==> flow/design.v <==
module add #(parameter width = 32 )
(
    input [width-1:0]a,
    input [width-1:0]b,
    output [width-1:0]c
);
    assign c=a+b;
endmodule
module mux2#(parameter width = 32)
(
    input [width-1:0]a,b,
    input sel,
    output [width-1:0]c
);
assign c = sel==0? a:b;
endmodule
module mux3#(parameter width = 32)
(
    input [width-1:0]a,b,c,
    input [1:0]sel,
    output reg[width-1:0]d
);
always@(*)
begin
    if(sel==2'b00)d=a;
    else if(sel==2'b01)d=b;
    else if(sel==2'b10)d=c;
    else d=0;
end
endmodule
`timescale 1ns / 1ps
module mux4#(parameter width = 32)
(
    input [width-1:0]a,b,c,d,
    input [1:0]sel,
    output reg[width-1:0]e
);
always@(*)
begin
    if(sel==2'b00)e=a;
    else if(sel==2'b01)e=b;
    else if(sel==2'b10)e=c;
    else e=d;
end
endmodule
`timescale 1ns / 1ps
module alu#(parameter WIDTH=32)
(
input [WIDTH-1:0]a,b,
input sel,
output wire[WIDTH-1:0]c,
output zero,
output less
    );
assign c= sel==0? a+b:a-b;
assign zero= c==0? 1:0;  
assign less= c[31]==1? 1:0;
endmodule
`timescale 1ns / 1ps
module Imm
#(parameter 
ADDI=7'b0010011,
ADD=7'b0110011,
SUB=7'b0110011,
AUIPC=7'b0010111,
JAL=7'b1101111,
JALR=7'b1100111,
BEQ=7'b1100011,
BLT=7'b1100011,
LW=7'b0000011,
SW=7'b0100011)
(
input[31:0]in,
output reg[31:0]data
    );
always@(*)
begin
    case(in[6:0])
    ADDI:begin if(~in[31])data={20'b0,in[31:20]};else data={20'b1111_1111_1111_1111_1111,in[31:20]};end
    AUIPC:data={in[31:12],12'b0};
    JAL:begin if(~in[31])data={11'b0,in[31],in[19:12],in[20],in[30:21],1'b0};else data={11'b1111_1111_111,in[31],in[19:12],in[20],in[30:21],1'b0};end
    JALR:begin if(~in[31])data={20'b0,in[31:20]};else data={20'b1111_1111_1111_1111_1111,in[31:20]};end
    BEQ:begin if(~in[31])data={19'b0,in[31],in[7],in[30:25],in[11:8],1'b0};else data={19'b1111_1111_1111_1111_111,in[31],in[7],in[30:25],in[11:8],1'b0};end 
    LW:begin if(~in[31])data={20'b0,in[31:20]};else data={20'b1111_1111_1111_1111_1111,in[31:20]};end
    SW:begin if(~in[31])data={20'b0,in[31:25],in[11:7]};else data={20'b1111_1111_1111_1111_1111,in[31:25],in[11:7]};end
    default:data=32'b0;
    endcase
end
endmodule
`timescale 1ns / 1ps
module control
#(parameter 
ADDI=7'b0010011,
ADD=7'b0110011,
JAL=7'b1101111,
BEQ=7'b1100011,
LW=7'b0000011,
SW=7'b0100011,
JALR=7'b1100111,
AUIPC=7'b0010111
)
(
input hit,
input [31:0]in,
output[31:0]ctrl
    );
reg MemWrite, MemRead, RegWrite;
reg ALUop;  
reg [1:0] RegSrc; 
reg ALUSrc; 
reg jal,beq,blt,jalr,ALUSrc0;
wire [6:0] opcode;
wire [2:0] funct3;
wire [6:0] funct7;
assign opcode=in[6:0];
assign funct3=in[14:12];
assign funct7=in[31:25];
always@(*)
begin
    case(in[6:0])
    ADDI:begin 
    MemWrite <= 0;
    MemRead <= 0; 
    RegWrite <= 1; 
    RegSrc <= 2;
    ALUSrc0 <= 0;
    ALUSrc <= 1;
    ALUop <= 0;
    jal <= 0;
    beq <= 0;
    blt <= 0;
    jalr <= 0;
    end
    ADD:begin 
    MemWrite <= 0;
    MemRead <= 0; 
    RegWrite <= 1; 
    RegSrc <= 2; 
    ALUSrc0 <= 0;
    ALUSrc <= 0;
    ALUop <= funct7==0? 0:1;
    jal <= 0;
    beq <= 0;
    blt <= 0;
    jalr <= 0;
    end
    JAL:begin
    MemWrite <= 0;
    MemRead <= 0;
    RegWrite <= 1;
    RegSrc <= 0; 
    ALUSrc0 <= 0;
    ALUSrc <= 1;
    ALUop <= 0;
    jal <= 1;
    beq <= 0;
    blt <= 0;
    jalr <= 0;
    end
    JALR:begin
    MemWrite <= 0;
    MemRead <= 0;
    RegWrite <= 1;
    RegSrc <= 0; 
    ALUSrc0 <= 0;
    ALUSrc <= 1;
    ALUop <= 0;
    jal <= 0;
    beq <= 0;
    blt <= 0;
    jalr <= 1;
    end
    BEQ:begin
    MemWrite <= 0;
    MemRead <= 0;
    RegWrite <= 0;
    RegSrc <= 0; 
    ALUSrc0 <= 0;
    ALUSrc <= 0;
    ALUop <= 1;
    jal <= 0;
    beq <= funct3==0? 1:0;
    blt <= funct3==0? 0:1;
    jalr <= 0;
    end
    LW:begin
    MemWrite <= 0;
    MemRead <= 1;
    RegWrite <= 1;
    RegSrc <= 1; 
    ALUSrc0 <= 0;
    ALUSrc <= 1;
    ALUop <= 0;
    jal <= 0;
    beq <= 0;
    blt <= 0;
    jalr <= 0;
    end
    SW:begin
    MemWrite <= 1;
    MemRead <= 0;
    RegWrite <= 0;
    RegSrc <= 0; 
    ALUSrc0 <= 0;
    ALUSrc <= 1;
    ALUop <= 0;
    jal <= 0;
    beq <= 0;
    blt <= 0;
    jalr <= 0;
    end
    AUIPC:begin
    MemWrite <= 0;
    MemRead <= 0; 
    RegWrite <= 1; 
    RegSrc <= 2;
    ALUSrc0 <= 1;
    ALUSrc <= 1;
    ALUop <= 0;
    jal <= 0;
    beq <= 0;
    blt <= 0;
    jalr <= 0;
    end
    default:begin 
    MemWrite <= 0;
    MemRead <= 0;
    RegWrite <= 0;
    RegSrc <= 0; 
    ALUSrc0 <= 0;
    ALUSrc <= 0;
    ALUop <= 0;
    jal <= 0;
    beq <= 0;
    blt <= 0;
    jalr <= 0;
    end
    endcase
end
assign ctrl={hit,3'b0,4'b0,4'b0,1'b0,RegWrite,RegSrc,2'b0,MemRead,MemWrite,blt,jalr,jal,beq,2'b0,ALUSrc0,ALUSrc,3'b0,ALUop};
endmodule
module register
#(parameter WIDTH=32)
(
input clk,we,
input [4:0]wa,ra0,ra1,ra2,
input [WIDTH-1:0]wd,
output [WIDTH-1:0]rd0,rd1,rd2
    );
reg [WIDTH-1:0] regfile[0:31];
assign rd0 = (ra0 == 0) ? 0 : ((we == 1) && (wa == ra0)) ? wd : regfile[ra0];
assign rd1 = (ra1 == 0) ? 0 : ((we == 1) && (wa == ra1)) ? wd : regfile[ra1];
assign rd2 = (ra2 == 0) ? 0 : ((we == 1) && (wa == ra2)) ? wd : regfile[ra2];
always@(posedge  clk) 
begin
    if(we && wa != 0) regfile[wa] <= wd;
end
endmodule
`timescale 1ns / 1ps
module SegmentRegister(
input[223:0]in,
input clk,rst,wr,arst,
output[31:0]ctrl,pc,pc4,a,b,ir,imm
    );
reg[223:0]out;
always@(posedge clk, posedge arst)
begin
    if(arst)out<=0;
    else if(rst)out<=0;
    else if(!wr)out<=in;
    else out<=out;
end
assign imm=out[31:0];
assign ir=out[63:32];
assign b=out[95:64];
assign a=out[127:96];
assign pc4=out[159:128];
assign pc=out[191:160];
assign ctrl=out[223:192];
endmodule
`timescale 1ns / 1ps
module PCregister(
input[31:0]a,
input clk,rst,wr,
output [31:0]b
    );
reg[31:0]PC;
always@(posedge clk,posedge rst)
begin
    if(rst)PC<=32'b0000_0000_0000_0000_0011_0000_0000_0000;
    else if(!wr)PC<=a;
end
assign b=PC;
endmodule
`timescale 1ns / 1ps
module Forwarding_Unit(
    input EX_MEM_RegWrite,
    input MEM_WB_RegWrite,
    input [4:0] ID_EX_RegRs1,
    input [4:0] ID_EX_RegRs2,
    input [4:0] EX_MEM_RegRd,
    input [4:0] MEM_WB_RegRd,
    output [1:0]ForwardA,
    output [1:0]ForwardB
    );
reg [1:0]Reg_ForwardA;
reg [1:0]Reg_ForwardB;
always@(*)
begin
    if(EX_MEM_RegWrite && (EX_MEM_RegRd != 0)
      && (EX_MEM_RegRd == ID_EX_RegRs1) )
       Reg_ForwardA <= 1;
    else if(MEM_WB_RegWrite && (MEM_WB_RegRd != 0)
      && (MEM_WB_RegRd == ID_EX_RegRs1)&&~(EX_MEM_RegWrite && (EX_MEM_RegRd!=0)&&(EX_MEM_RegRd==ID_EX_RegRs1)) )
       Reg_ForwardA <= 2;
    else 
       Reg_ForwardA <= 0;
end
always@(*)
begin
     if(EX_MEM_RegWrite && (EX_MEM_RegRd != 0)
      && (EX_MEM_RegRd == ID_EX_RegRs2) )
       Reg_ForwardB <= 1;
     else if(MEM_WB_RegWrite && (MEM_WB_RegRd != 0)
      && (MEM_WB_RegRd == ID_EX_RegRs2)&&~(EX_MEM_RegWrite && (EX_MEM_RegRd!=0)&&(EX_MEM_RegRd==ID_EX_RegRs2)) )
       Reg_ForwardB <= 2;
     else 
       Reg_ForwardB <= 0;
end
assign ForwardA = Reg_ForwardA;
assign ForwardB = Reg_ForwardB;
endmodule
`timescale 1ns / 1ps
module Hazard_Detection_Unit(
    input [4:0] IF_ID_RegRs1,
    input [4:0] IF_ID_RegRs2,
    input [4:0] ID_EX_RegRd,
    input ID_EX_MemRead,
    output reg stop,rst
    );
    always@(*)
    begin
    if(ID_EX_MemRead&&((IF_ID_RegRs1!=0&&IF_ID_RegRs1==ID_EX_RegRd)||(IF_ID_RegRs2!=0&&IF_ID_RegRs2==ID_EX_RegRd)))
    begin
    stop=1'b1;
    rst=1'b1;
    end
    else
    begin
    stop=1'b0;
    rst=1'b0;
    end
    end
endmodule
`timescale 1ns / 1ps
module BHT(
input clk,
input rst,
input [31:0] pc,
input [31:0] brpc_update,
input [31:0] prepc_update,
input is_br_jal,
input really,
output reg [31:0] pcout,
output hit);
reg [1:0] ptr;
reg [31:0] brpc[0:3];
reg [31:0] prepc[0:3];
reg [1:0] state[0:3];
integer i;
assign hit=((pc==brpc[0])&state[0][1])|((pc==brpc[1])&state[1][1])|((pc==brpc[2])&state[2][1])|((pc==brpc[3])&state[3][1]);
always@(*)
begin
   if((pc==brpc[0]) && state[0][1])
      pcout=prepc[0];
   else if((pc==brpc[1]) && state[1][1])
      pcout=prepc[1];
   else if((pc==brpc[2]) && state[2][1])
      pcout=prepc[2];
   else if((pc==brpc[3]) && state[3][1])
      pcout=prepc[3];
   else
      pcout=pc;
end
always@(posedge clk or posedge rst)
begin
   if(rst)
   begin
      ptr<=0;
      for(i=0;i<4;i=i+1)
      begin
         brpc[i]<=0;
         prepc[i]<=0;
         state[i]<=0;
      end
   end
   else if(is_br_jal)
   begin
      if(really)
      begin
         if(brpc_update==brpc[0])
         begin
            case(state[0])
            2'b00:state[0]<=2'b01;
            2'b01:state[0]<=2'b11;
            2'b10:state[0]<=2'b11;
            2'b11:state[0]<=2'b11;
            endcase
         end
         else if(brpc_update==brpc[1])
         begin
            case(state[1])
            2'b00:state[1]<=2'b01;
            2'b01:state[1]<=2'b11;
            2'b10:state[1]<=2'b11;
            2'b11:state[1]<=2'b11;
            endcase
         end
         else if(brpc_update==brpc[2])
         begin
            case(state[2])
            2'b00:state[2]<=2'b01;
            2'b01:state[2]<=2'b11;
            2'b10:state[2]<=2'b11;
            2'b11:state[2]<=2'b11;
            endcase
         end
         else if(brpc_update==brpc[3])
         begin
            case(state[3])
            2'b00:state[3]<=2'b01;
            2'b01:state[3]<=2'b11;
            2'b10:state[3]<=2'b11;
            2'b11:state[3]<=2'b11;
            endcase
         end
         else
         begin
            brpc[ptr]<=brpc_update;
            prepc[ptr]<=prepc_update;
            state[ptr]<=2'b01;
            ptr<=ptr+2'b1;
         end
      end
      else
      begin
         if(brpc_update==brpc[0])
         begin
            case(state[0])
            2'b00:state[0]<=2'b00;
            2'b01:state[0]<=2'b00;
            2'b10:state[0]<=2'b00;
            2'b11:state[0]<=2'b10;
            endcase
         end
         else if(brpc_update==brpc[1])
         begin
            case(state[1])
            2'b00:state[1]<=2'b00;
            2'b01:state[1]<=2'b00;
            2'b10:state[1]<=2'b00;
            2'b11:state[1]<=2'b10;
            endcase
         end
         else if(brpc_update==brpc[2])
         begin
            case(state[2])
            2'b00:state[2]<=2'b00;
            2'b01:state[2]<=2'b00;
            2'b10:state[2]<=2'b00;
            2'b11:state[2]<=2'b10;
            endcase
         end
         else if(brpc_update==brpc[3])
         begin
            case(state[3])
            2'b00:state[3]<=2'b00;
            2'b01:state[3]<=2'b00;
            2'b10:state[3]<=2'b00;
            2'b11:state[3]<=2'b10;
            endcase
         end
      end
   end
end
endmodule
`timescale 1ns / 1ps
module cache(
input clk,
input rst,
input [7:0]cpu_req_addr,
input cpu_req_rw,
input cpu_req_valid,
input [31:0]cpu_data_write,
output reg [31:0]cpu_data_read,
output reg cpu_ready,
output reg [7:0]mem_req_addr,
output reg mem_req_rw,
output reg mem_req_valid,
output reg [127:0]mem_data_write,
input [127:0]mem_data_read,
input mem_ready
);
parameter V = 133;
parameter D = 132;
parameter TagMSB = 131;
parameter TagLSB = 128;
parameter BlockMSB = 127;
parameter BlockLSB = 0 ;
parameter IDLE=0;
parameter CompareTag=1;
parameter Allocate=2;
parameter WriteBack=3;
parameter RST=4;
reg [133:0] cache_data[0:3];            
reg [2:0]state,next_state;
wire hit;
wire [1:0]cpu_req_index;
wire [3:0]cpu_req_tag;
wire [1:0]cpu_req_offset;
assign cpu_req_offset=cpu_req_addr[1:0];
assign cpu_req_index=cpu_req_addr[3:2];
assign cpu_req_tag=cpu_req_addr[7:4];
integer i;
always@(posedge clk,posedge rst)
if(rst)
begin
    state<=RST;
end
else
    state<=next_state;
always@(*)
case(state)
    RST:next_state=IDLE;
    IDLE:if(cpu_req_valid)
            next_state=CompareTag;
         else
            next_state=IDLE;
    CompareTag:if(hit)
                   next_state=IDLE;
               else if(cache_data[cpu_req_index][V:D]==2'b11)                
                   next_state=WriteBack;
               else 
                   next_state=Allocate;
    Allocate:if(mem_ready)
                   next_state=CompareTag;
             else
                   next_state=Allocate;
    WriteBack:if(mem_ready)
                   next_state=Allocate;
              else
                   next_state=WriteBack;
      default:next_state=IDLE;
endcase
assign hit = cache_data[cpu_req_index][V]&(cache_data[cpu_req_index][TagMSB:TagLSB]==cpu_req_tag)? 1:0;
always@(posedge clk,posedge rst)
if(rst)
begin
    cpu_ready<=1'b0;
    mem_req_valid<=1'b0;
end
else if(state==RST)
    ;
else if(state==IDLE)
    begin
    cpu_ready<=1'b0;
    mem_req_valid<=1'b0;
    end
else if(state==CompareTag)
    cpu_ready<=hit;
else if(state==Allocate)
    mem_req_valid<=~mem_ready;
else if(state==WriteBack)
    mem_req_valid<=~mem_ready;
else
begin
    cpu_ready<=1'b0;
    mem_req_valid<=1'b0;
end
always@(posedge clk)
if(state==RST)
    for(i=0;i<4;i=i+1)
        cache_data[i]<=0; 
else if(state==CompareTag)
    if(hit)
        if(cpu_req_rw==1'b0)               
        begin
            cpu_data_read<=cache_data[cpu_req_index][cpu_req_offset*32 +:32];
        end
        else                                
        begin
            cache_data[cpu_req_index][cpu_req_offset*32 +:32]=cpu_data_write;
            cache_data[cpu_req_index][D]=1'b1;
        end
    else
        ;
else if(state==Allocate)                  
    if(!mem_ready)
    begin
        mem_req_addr<={cpu_req_addr[7:2],2'b00};
        mem_req_rw<=1'b0;
    end
    else
    begin
        cache_data[cpu_req_index][BlockMSB:BlockLSB]<=mem_data_read;
        cache_data[cpu_req_index][V:D]<=2'b10;
        cache_data[cpu_req_index][TagMSB:TagLSB]<=cpu_req_tag;
    end
else if(state==WriteBack)                           
    if(!mem_ready)
    begin
        mem_req_addr<={cache_data[cpu_req_index][TagMSB:TagLSB],cpu_req_index,2'b00};
        mem_req_rw<=1'b1;
        mem_data_write<=cache_data[cpu_req_index][BlockMSB:BlockLSB];
    end
endmodule
`timescale 1ns / 1ps
module MMU
#(
parameter WriteMiss=0,
parameter WriteHit=1,
parameter ReadHit=2,
parameter ReadMiss=3,
parameter WriteDirtyMiss=4,
parameter ReadDirtyMiss=5
)
(
input [7:0]a,
input [31:0]d,
input clk,
input we,
output [31:0]spo,
input re,
output stop,
input rst,
output [7:0]mem_req_addr,
output mem_req_rw,
output mem_req_valid,
output [127:0]mem_data_write,
input [127:0]mem_data_read,
input mem_ready
    );
wire [31:0]cpu_data_read;
wire cpu_ready;
wire cpu_req_valid;
assign spo = cpu_data_read;
assign cpu_req_valid = (re|we)&~cpu_ready;
assign stop = ~cpu_ready&(re|we);
cache cache(.clk(clk),
.rst(rst),
.cpu_req_addr(a),
.cpu_req_rw(we),
.cpu_req_valid(cpu_req_valid),
.cpu_data_write(d),
.cpu_data_read(cpu_data_read),
.cpu_ready(cpu_ready),
.mem_req_addr(mem_req_addr),
.mem_req_rw(mem_req_rw),
.mem_req_valid(mem_req_valid),
.mem_data_write(mem_data_write),
.mem_data_read(mem_data_read),
.mem_ready(mem_ready));
endmodule
`timescale 1ns / 1ps
module  cpu_pl (
  input clk,
  input rst,
  output [7:0] imem_addr,
  input [31:0] imem_data,
  output [7:0] mem_req_addr,
  output mem_req_rw,
  output mem_req_valid,
  output [127:0] mem_data_write,
  input [127:0] mem_data_read,
  input mem_ready,
  output [7:0] io_addr,
  output [31:0] io_dout,
  output io_we,
  input [31:0] io_din
);
wire [31:0] pc, pcd, ir, pcin, pce, a, b, imm, ctrl, y, bm, ctrlm, yw, mdr, ctrlw;
wire [4:0] rd, rdm, rdw;
wire wait_stop; 
wire [31:0]hit_nouse0,nouse1,nouse2,nouse3,nouse4,nouse5,nouse6;
wire [31:0]ir0,pc4;
wire [31:0]pcsrc; 
reg [1:0]pcsel;
wire stop,rst_IF_ID;
wire[31:0]pc4d;
wire [31:0]brpc_update,prepc_update,pcout,pcin0,pc_error0,pc_error1,pc_jalr;
wire is_br_jal;
wire really,hit;
BHT BHT_jump(clk,rst,pc,brpc_update,prepc_update,is_br_jal,really,pcout,hit);
assign brpc_update = pce;
assign prepc_update = pcsrc;
assign is_br_jal = ctrl[8]|ctrl[9]|ctrl[11];
mux2 pcmux(pc4,pcout,hit,pcin0);
mux4 pcmux1(pcin0,pc_error0,pc_error1,pc_jalr,pcsel,pcin);
PCregister PC(pcin,clk,rst,stop|wait_stop,pc);
add pcadd(pc,32'b0100,pc4);
assign imem_addr = pc[9:2];
assign ir0 = imem_data;
SegmentRegister IF_ID({hit,31'b0,pc,pc4,32'b0,32'b0,ir0,32'b0},clk,rst_IF_ID,stop|wait_stop,rst,hit_nouse0,pcd,pc4d,nouse1,nouse2,ir,nouse3);
wire RegWrite,rst_ID_EX,rst_ID_EX0,rst_ID_EX1;
wire [31:0]wd,rd1,rd2,immd,ctrld,pc4e,ire;
wire [31:0]rs2_or_imm,alunum1,alunum2,aluresult,irm,irw,rs1_or_pc;
wire [31:0]rf_nouse;
register registerfile(clk,RegWrite,rdw,5'b0,ir[19:15],ir[24:20],wd,rf_nouse,rd1,rd2);
Imm Immnumber(ir,immd);
control Control(hit_nouse0[31],ir,ctrld);
SegmentRegister ID_EX(wait_stop ? {ctrl,pce,pc4e,alunum1,alunum2,ire,imm} : {ctrld,pcd,pc4d,rd1,rd2,ir,immd},
    clk,rst_ID_EX,1'b0,rst,ctrl,pce,pc4e,a,b,ire,imm);
assign rd=ire[11:7];
Hazard_Detection_Unit Hazard_Detection(ir[19:15],ir[24:20],ire[11:7],ctrl[13],stop,rst_ID_EX0);
wire [1:0]afwd,bfwd;
wire zero,less;
wire [31:0]pc4m;
wire jalr;
mux2 rd2_imm(alunum2,imm,ctrl[4],rs2_or_imm);
add addar(pce,imm,pcsrc);
mux3 fwda(a,y,wd,afwd,alunum1);
mux3 fwdb(b,y,wd,bfwd,alunum2);
mux2 rs1_pc(alunum1,pce,ctrl[5],rs1_or_pc);
Forwarding_Unit forwarding_unit(ctrlm[18],ctrlw[18],ire[19:15],ire[24:20],irm[11:7],irw[11:7],afwd,bfwd);
alu ALU(rs1_or_pc,rs2_or_imm,ctrl[0],aluresult,zero,less);
assign rst_ID_EX1 = ((really&~ctrl[31])|(~really&ctrl[31])|jalr);
assign rst_ID_EX = (rst_ID_EX0|rst_ID_EX1)&(~wait_stop);
assign rst_IF_ID = ((really&~ctrl[31])|(~really&ctrl[31])|jalr)&(~wait_stop);
assign jalr = ctrl[10];
assign pc_jalr = aluresult;
assign pc_error0 = pc4e;
assign pc_error1 = pcsrc;
always@(*)
begin
    if(jalr)
    pcsel<=2'b11;
    else if(~really&ctrl[31])
    pcsel<= 2'b01;
    else if(really&~ctrl[31])
    pcsel <= 2'b10;
    else
    pcsel <= 2'b00;
end
assign really = (zero&ctrl[8])|ctrl[9]|(ctrl[11]&less);
SegmentRegister EX_MEM({ctrl,32'b0,pc4e,aluresult,alunum2,ire,32'b0},clk,1'b0,wait_stop,rst,ctrlm,nouse4,pc4m,y,bm,irm,nouse5);
assign rdm=irm[11:7];
wire [31:0]lw_data,pc4w,bmw;
wire mem_write;
assign mem_write=ctrlm[12]&~y[10];
MMU Dmmu(.a(y[9:2]),.d(bm),.clk(clk),.we(mem_write),.spo(lw_data),.re(ctrlm[13]&~y[10]),.stop(wait_stop),.rst(rst),
    .mem_req_addr(mem_req_addr),.mem_req_rw(mem_req_rw),.mem_req_valid(mem_req_valid),
    .mem_data_write(mem_data_write),.mem_data_read(mem_data_read),.mem_ready(mem_ready));
SegmentRegister MEM_WB({ctrlm,bm,pc4m,lw_data,y,irm,32'b0},clk,wait_stop,1'b0,rst,ctrlw,bmw,pc4w,mdr,yw,irw,nouse6);
assign rdw=irw[11:7];
wire [31:0]wrdata;
mux2 mdr_or_io(mdr,io_din,yw[10],wrdata);
mux3 rfwd(pc4w,wrdata,yw,ctrlw[17:16],wd);
assign RegWrite=ctrlw[18];
assign io_addr=yw[7:0];
assign io_dout=bmw;
assign io_we=yw[10]&ctrlw[12];
endmodule
Tool chain data of cpu_pl
Tool output for the design above, in the order of the flow.
Line numbers count from 1 in the design file above.
Operators: Yosys type, input widths -> output width; for muxes data width and select width s.
Cell names lack the library's common part.
{ "inputs": {"top": "cpu_pl", "clock_port": "clk", "library": "sky130hd", "corner": "tt_025C_1v80"} }

Word level
Yosys after proc, flatten, opt, wreduce and memory -nomap, before mapping. Print and check cells are not counted. Equal cells are merged and count once.
Memory sizes are those after Yosys's memory passes, which may raise the word count (mostly to a power of two), join words into wider ones and drop unused or constant bits.
{ "classes": {"n_shift": 3, "logic": 53, "n_reduce_logical": 88, "mux": 206, "eq_ne": 76, "addsub": 6} }
{ "op_table": {"columns": ["cell", "count"], "rows": [
  ["$mux 128", 16],
  ["$mux 134", 14],
  ["$mux 32", 30],
  ["$mux 224", 4],
  ["$and 134x134->134", 4],
  ["$or 134x134->134", 4],
  ["$pmux 134 s4", 1],
  ["$mux 132", 4],
  ["$eq 32x32->1", 8],
  ["$mux 211", 1],
  ["$pmux 32 s5", 1],
  ["$shiftx 134x8->32", 1],
  ["$not 134->134", 1],
  ["$shift 32x33->134", 1],
  ["$shift 32x33->134 const A", 1],
  ["$mux 2", 59],
  ["$add 32x32->32", 2],
  ["$mux 4", 16],
  ["$reduce_and 6->1", 9],
  ["$reduce_or 3->1", 14],
  ["$eq 5x5->1", 8],
  ["$mux 1", 40],
  ["$pmux 2 s2", 9],
  ["$eq 2x2->1 const B", 17],
  ["$neg 7->33", 1],
  ["$add 32x3->32 const B", 1],
  ["$sub 32x32->32", 1],
  ["$logic_not 32->1", 1]
]} }
Not listed: further kinds 35, cells in them 163.
{ "word_totals": {"n_memories": 1, "word_cells": 463, "mem_bits_rw": 1024, "ff_bits": 1814} }
{ "mem_list": {"columns": ["memory", "words", "width", "read_ports", "write_ports", "line", "text"], "rows": [
  ["registerfile.regfile", 32, 32, 2, 1, 250, "reg [WIDTH-1:0] regfile[0:31];"]
]} }

Depth
Yosys ltp: most cells in a row. Word level: on the elaborated netlist, between registers, memories and ports. Mapped: between sequential cells and ports; inverters and the memories' decode and read muxes count.
{ "depth": {"word_depth": 27, "ABC_AREA": 0, "depth_mapped": 42} }

After synthesis
The flow's flattened synthesis, as Yosys stat reports it; memories are mapped. The netlist is that of the ABC_AREA named above (0 if unset); the other value can give another one.
The area totals of this step are shown rounded.
{ "types": {"columns": ["type", "count"], "rows": [
  ["edfxtp_1", 1191],
  ["dfrtp_1", 824],
  ["mux4_2", 806],
  ["dfxtp_1", 536],
  ["o21ai_0", 809],
  ["nand2_1", 1040],
  ["a21oi_1", 775],
  ["nor2_1", 633],
  ["clkbuf_1", 584],
  ["xnor2_1", 241],
  ["mux2_2", 187],
  ["mux2i_1", 194],
  ["a22o_1", 173],
  ["mux2_1", 118],
  ["xor2_1", 150],
  ["o2bb2ai_1", 128],
  ["ha_1", 74],
  ["and2_1", 147]
]} }
Not listed: further types 81, cells in them 1067.
{ "mapped": {"cell_count": 9677, "ff_cells": 2554, "yosys_area_um2": 122000} }
By module: a second synthesis without flattening, with its own total; a netlist apart from the flattened one above.
{ "unflattened": {"cells_unflattened": 12357, "hier_area_um2": 157500} }
Each row is one instance without its submodules.
{ "modules": {"columns": ["module", "seq_area_um2", "cells", "instances", "mod_area_um2"], "rows": [
  ["register", 30750, 3405, 1, 56530],
  ["SegmentRegister", 5605, 723, 4, 9109],
  ["cache", 15920, 3010, 1, 31240],
  ["BHT", 6656, 1246, 1, 16210],
  ["add", 0.0, 241, 2, 1744],
  ["cpu_pl", 0.0, 267, 1, 2914],
  ["alu", 0.0, 380, 1, 2604],
  ["mux3", 0.0, 77, 3, 787.0],
  ["mux2", 0.0, 36, 4, 544.3],
  ["PCregister", 803.3, 69, 1, 1351],
  ["mux4", 0.0, 39, 1, 814.5],
  ["Imm", 0.0, 74, 1, 504.2],
  ["control", 0.0, 63, 1, 422.9],
  ["Forwarding_Unit", 0.0, 34, 1, 257.7]
]} }
Modules not listed: 2.

Path before layout
Path of least setup slack by OpenSTA after synthesis, without wires, with an ideal clock, recovery checks aside; 20% of the period is set as input and as output delay. Where synthesis merged equal registers, the netlist keeps one of their names.
{ "synth_timing": {"path_kind": "input-to-reg", "from": "input port mem_ready", "to": "register Dmmu.cache.mem_data_write[0]", "t_first_pin_ps": 1900, "setup_time_ps": 929, "arrival_ps": 14096, "path_buffers": 0, "delay_ps": 13125, "tclk_ps": 9500, "required_time_ps": 8571, "stages": 2, "input_delay_ps": 1900, "slack_ps": -5526, "period_less_setup_slack_ps": 15026} }
"delay_ps" = arrival - input delay + setup time.
"stages" counts driving pins, that of a launching flip-flop among them; a cell with two outputs on the path counts twice.
"period_less_setup_slack_ps" = period - worst setup slack (recovery checks aside). The figure is calculated, with input and output delays left at 20% of the set period.
The rows between start and end are the longest chain of elaborated cells between them; the timing report does not say that the signal goes this way. Where chains are equally long, one stands for them.
Each line given opens the expression or statement behind the cell; cells for indexed reads and writes are added by Yosys, which also makes memories of some case tables.
{ "synth_between": {"path_cell_list": "nand2b_1 > nor4_1", "elab_chain_cells": 2, "cone_cells": 2, "cone_classes": "logic: 1; reduce/logical: 1"} }
{ "synth_rtl": {"columns": ["item", "line", "text"], "rows": [
  ["start, declared", 675, "input mem_ready,"],
  ["$not 1->1", null, null],
  ["$reduce_and 5->1", null, null],
  ["end, assigned", 614, "mem_data_write<=cache_data[cpu_req_index][BlockMSB:BlockLSB];"],
  ["end, declared", 500, "output reg [127:0]mem_data_write,"]
]} }

Worst path after layout
Path of least setup slack in the final report of run 1 (OpenROAD, finished layout, wires in). Where an end is a register, its clock arrival counts in the times.
The path's times are printed in steps of 10 ps; the period is the one set.
{ "layout_timing": {"path_kind": "input-to-reg", "from": "input port io_din[1]", "to": "register ID_EX.out[202]", "required_time_ps": 9900, "input_delay_ps": 1840, "setup_time_ps": 190, "arrival_ps": 10000, "slack_ps": -100, "t_first_pin_ps": 1840, "path_buffers": 4, "stages": 29, "tclk_ps": 9180} }
The rows between start and end are the longest chain of elaborated cells between them; the timing report does not say that the signal goes this way. Where chains are equally long, one stands for them.
At most two assigning lines are given for a register; there are more.
{ "layout_between": {"path_cell_list": "clkdlybuf4s50_1 > mux2i_2 > a311oi_1 > a21oi_2 > nand2_1 > a311oi_4 > nand2_1 > nor4b_4 > and2_4 > nor2b_1 > nor2_1 > xor2_1 > ha_1 > clkbuf_2 > a21o_1 > nand2_1 > o311a_1 > a21oi_1 > xor2_1 > nor4_2 > o2111a_2 > a41oi_1 > mux2_4 > inv_2 > buf_6 > ha_4 > nand3_1 > clkbuf_1 > o32ai_1", "elab_chain_cells": 21, "cone_cells": 30, "cone_classes": "add/sub: 2; eq/ne: 1; mux: 15; logic: 11; reduce/logical: 1"} }
{ "layout_rtl": {"columns": ["item", "line", "text"], "rows": [
  ["start, declared", 679, "input [31:0] io_din"],
  ["$mux 32", 15, "assign c = sel==0? a:b;"],
  ["$mux 32", 26, "else if(sel==2'b01)d=b;"],
  ["$mux 32", 25, "if(sel==2'b00)d=a;"],
  ["$mux 32", 27, "else if(sel==2'b10)d=c;"],
  ["$mux 32", 26, null],
  ["$mux 32", 25, null],
  ["$mux 32", 15, null],
  ["[5 not listed]", null, null],
  ["$or 1x1->1 x2", 744, "assign really = (zero&ctrl[8])|ctrl[9]|(ctrl[11]&less);"],
  ["$not 1->1", 726, "assign rst_ID_EX1 = ((really&~ctrl[31])|(~really&ctrl[31])|jalr);"],
  ["$and 1x1->1", 726, null],
  ["$or 1x1->1 x2", 726, null],
  ["$or 1x1->1", 727, "assign rst_ID_EX = (rst_ID_EX0|rst_ID_EX1)&(~wait_stop);"],
  ["$and 1x1->1", 727, null],
  ["$mux 224", 269, "else if(rst)out<=0;"],
  ["end, assigned", 270, "else if(!wr)out<=in;"],
  ["end, assigned", 271, "else out<=out;"],
  ["end, declared", 265, "reg[223:0]out;"]
]} }
Nets of the timed path that keep an RTL name, with a line that drives or declares them; the list need not be complete.
{ "layout_named_nets": {"columns": ["signal", "line"], "rows": [
  ["BHT_jump.really", 744]
]} }

Ticket comment

Flow measurements of cpu_pl on sky130hd: 3 stored runs with different settings, listed in no order. Input and output delays are each 20% of the period that was set; the output load is 0.01 pF.
"timing.achieved_period_ps": clock period set for the run, less the worst setup slack. It is reckoned from that one timing run; input and output delays stay at 20% of the period that was set.
By "worst_path_time_ps" is meant the share of the clock period that the worst setup path is allowed (20% is reserved at inputs, 20% at outputs), minus its slack. Clock arrival times at its registers enter into it.
By "design_power_uw" is meant OpenSTA's value without simulated activity: inputs other than the clock are taken to toggle once in ten clock periods, and the tool carries that through the logic.
"worst_path_time_ps" is known to 10 ps.
Values from the reports are rounded here.
[
  {
    "run": "run 1",
    "settings": { "CAP_MARGIN": 40, "CELL_PAD_IN_SITES_DETAIL_PLACEMENT": 2, "CELL_PAD_IN_SITES_GLOBAL_PLACEMENT": 1, "CORE_ASPECT_RATIO": 0.95, "CORE_UTILIZATION": 40, "GPL_TIMING_DRIVEN": 0, "period_ns": 9.18, "CORE_MARGIN": 2, "SLEW_MARGIN": 20 },
    "results": { "fin_tns_ps": -107, "design_power_uw": 45940, "fin_ws_ps": -97, "timing.achieved_period_ps": 9277, "synth_chip_area_um2": 122000, "utilization_pct": 48.8, "total_die_area_um2": 309400, "worst_path_time_ps": 7440, "critical_path_type": "input-to-reg", "layout_stdcell_area_um2": 148100, "final_hold_ws_ps": 451 }
  },
  {
    "run": "run 2",
    "settings": { "ABC_AREA": 0, "CAP_MARGIN": 10, "CELL_PAD_IN_SITES_DETAIL_PLACEMENT": 2, "CELL_PAD_IN_SITES_GLOBAL_PLACEMENT": 1, "CORE_ASPECT_RATIO": 1.08, "CORE_MARGIN": 7, "CORE_UTILIZATION": 36, "CTS_CLUSTER_SIZE": 99, "GPL_ROUTABILITY_DRIVEN": 1, "GPL_TIMING_DRIVEN": 0, "PLACE_DENSITY": 0.7, "SLEW_MARGIN": 0, "TNS_END_PERCENT": 90, "period_ns": 12.7 },
    "results": { "fin_tns_ps": 0, "design_power_uw": 32750, "fin_ws_ps": 30, "timing.achieved_period_ps": 12670, "synth_chip_area_um2": 122000, "utilization_pct": 43.1, "total_die_area_um2": 355300, "worst_path_time_ps": 12670, "critical_path_type": "reg-to-reg", "layout_stdcell_area_um2": 145100, "final_hold_ws_ps": 450 }
  },
  {
    "run": "run 3",
    "settings": { "CORE_UTILIZATION": 33, "period_ns": 9.1, "CAP_MARGIN": 20, "CORE_MARGIN": 2, "SLEW_MARGIN": 20 },
    "results": { "fin_tns_ps": 0, "design_power_uw": 42720, "fin_ws_ps": 709, "timing.achieved_period_ps": 8391, "synth_chip_area_um2": 122000, "utilization_pct": 38.9, "total_die_area_um2": 374500, "worst_path_time_ps": 6570, "critical_path_type": "input-to-reg", "layout_stdcell_area_um2": 143300, "final_hold_ws_ps": 450 }
  }
]
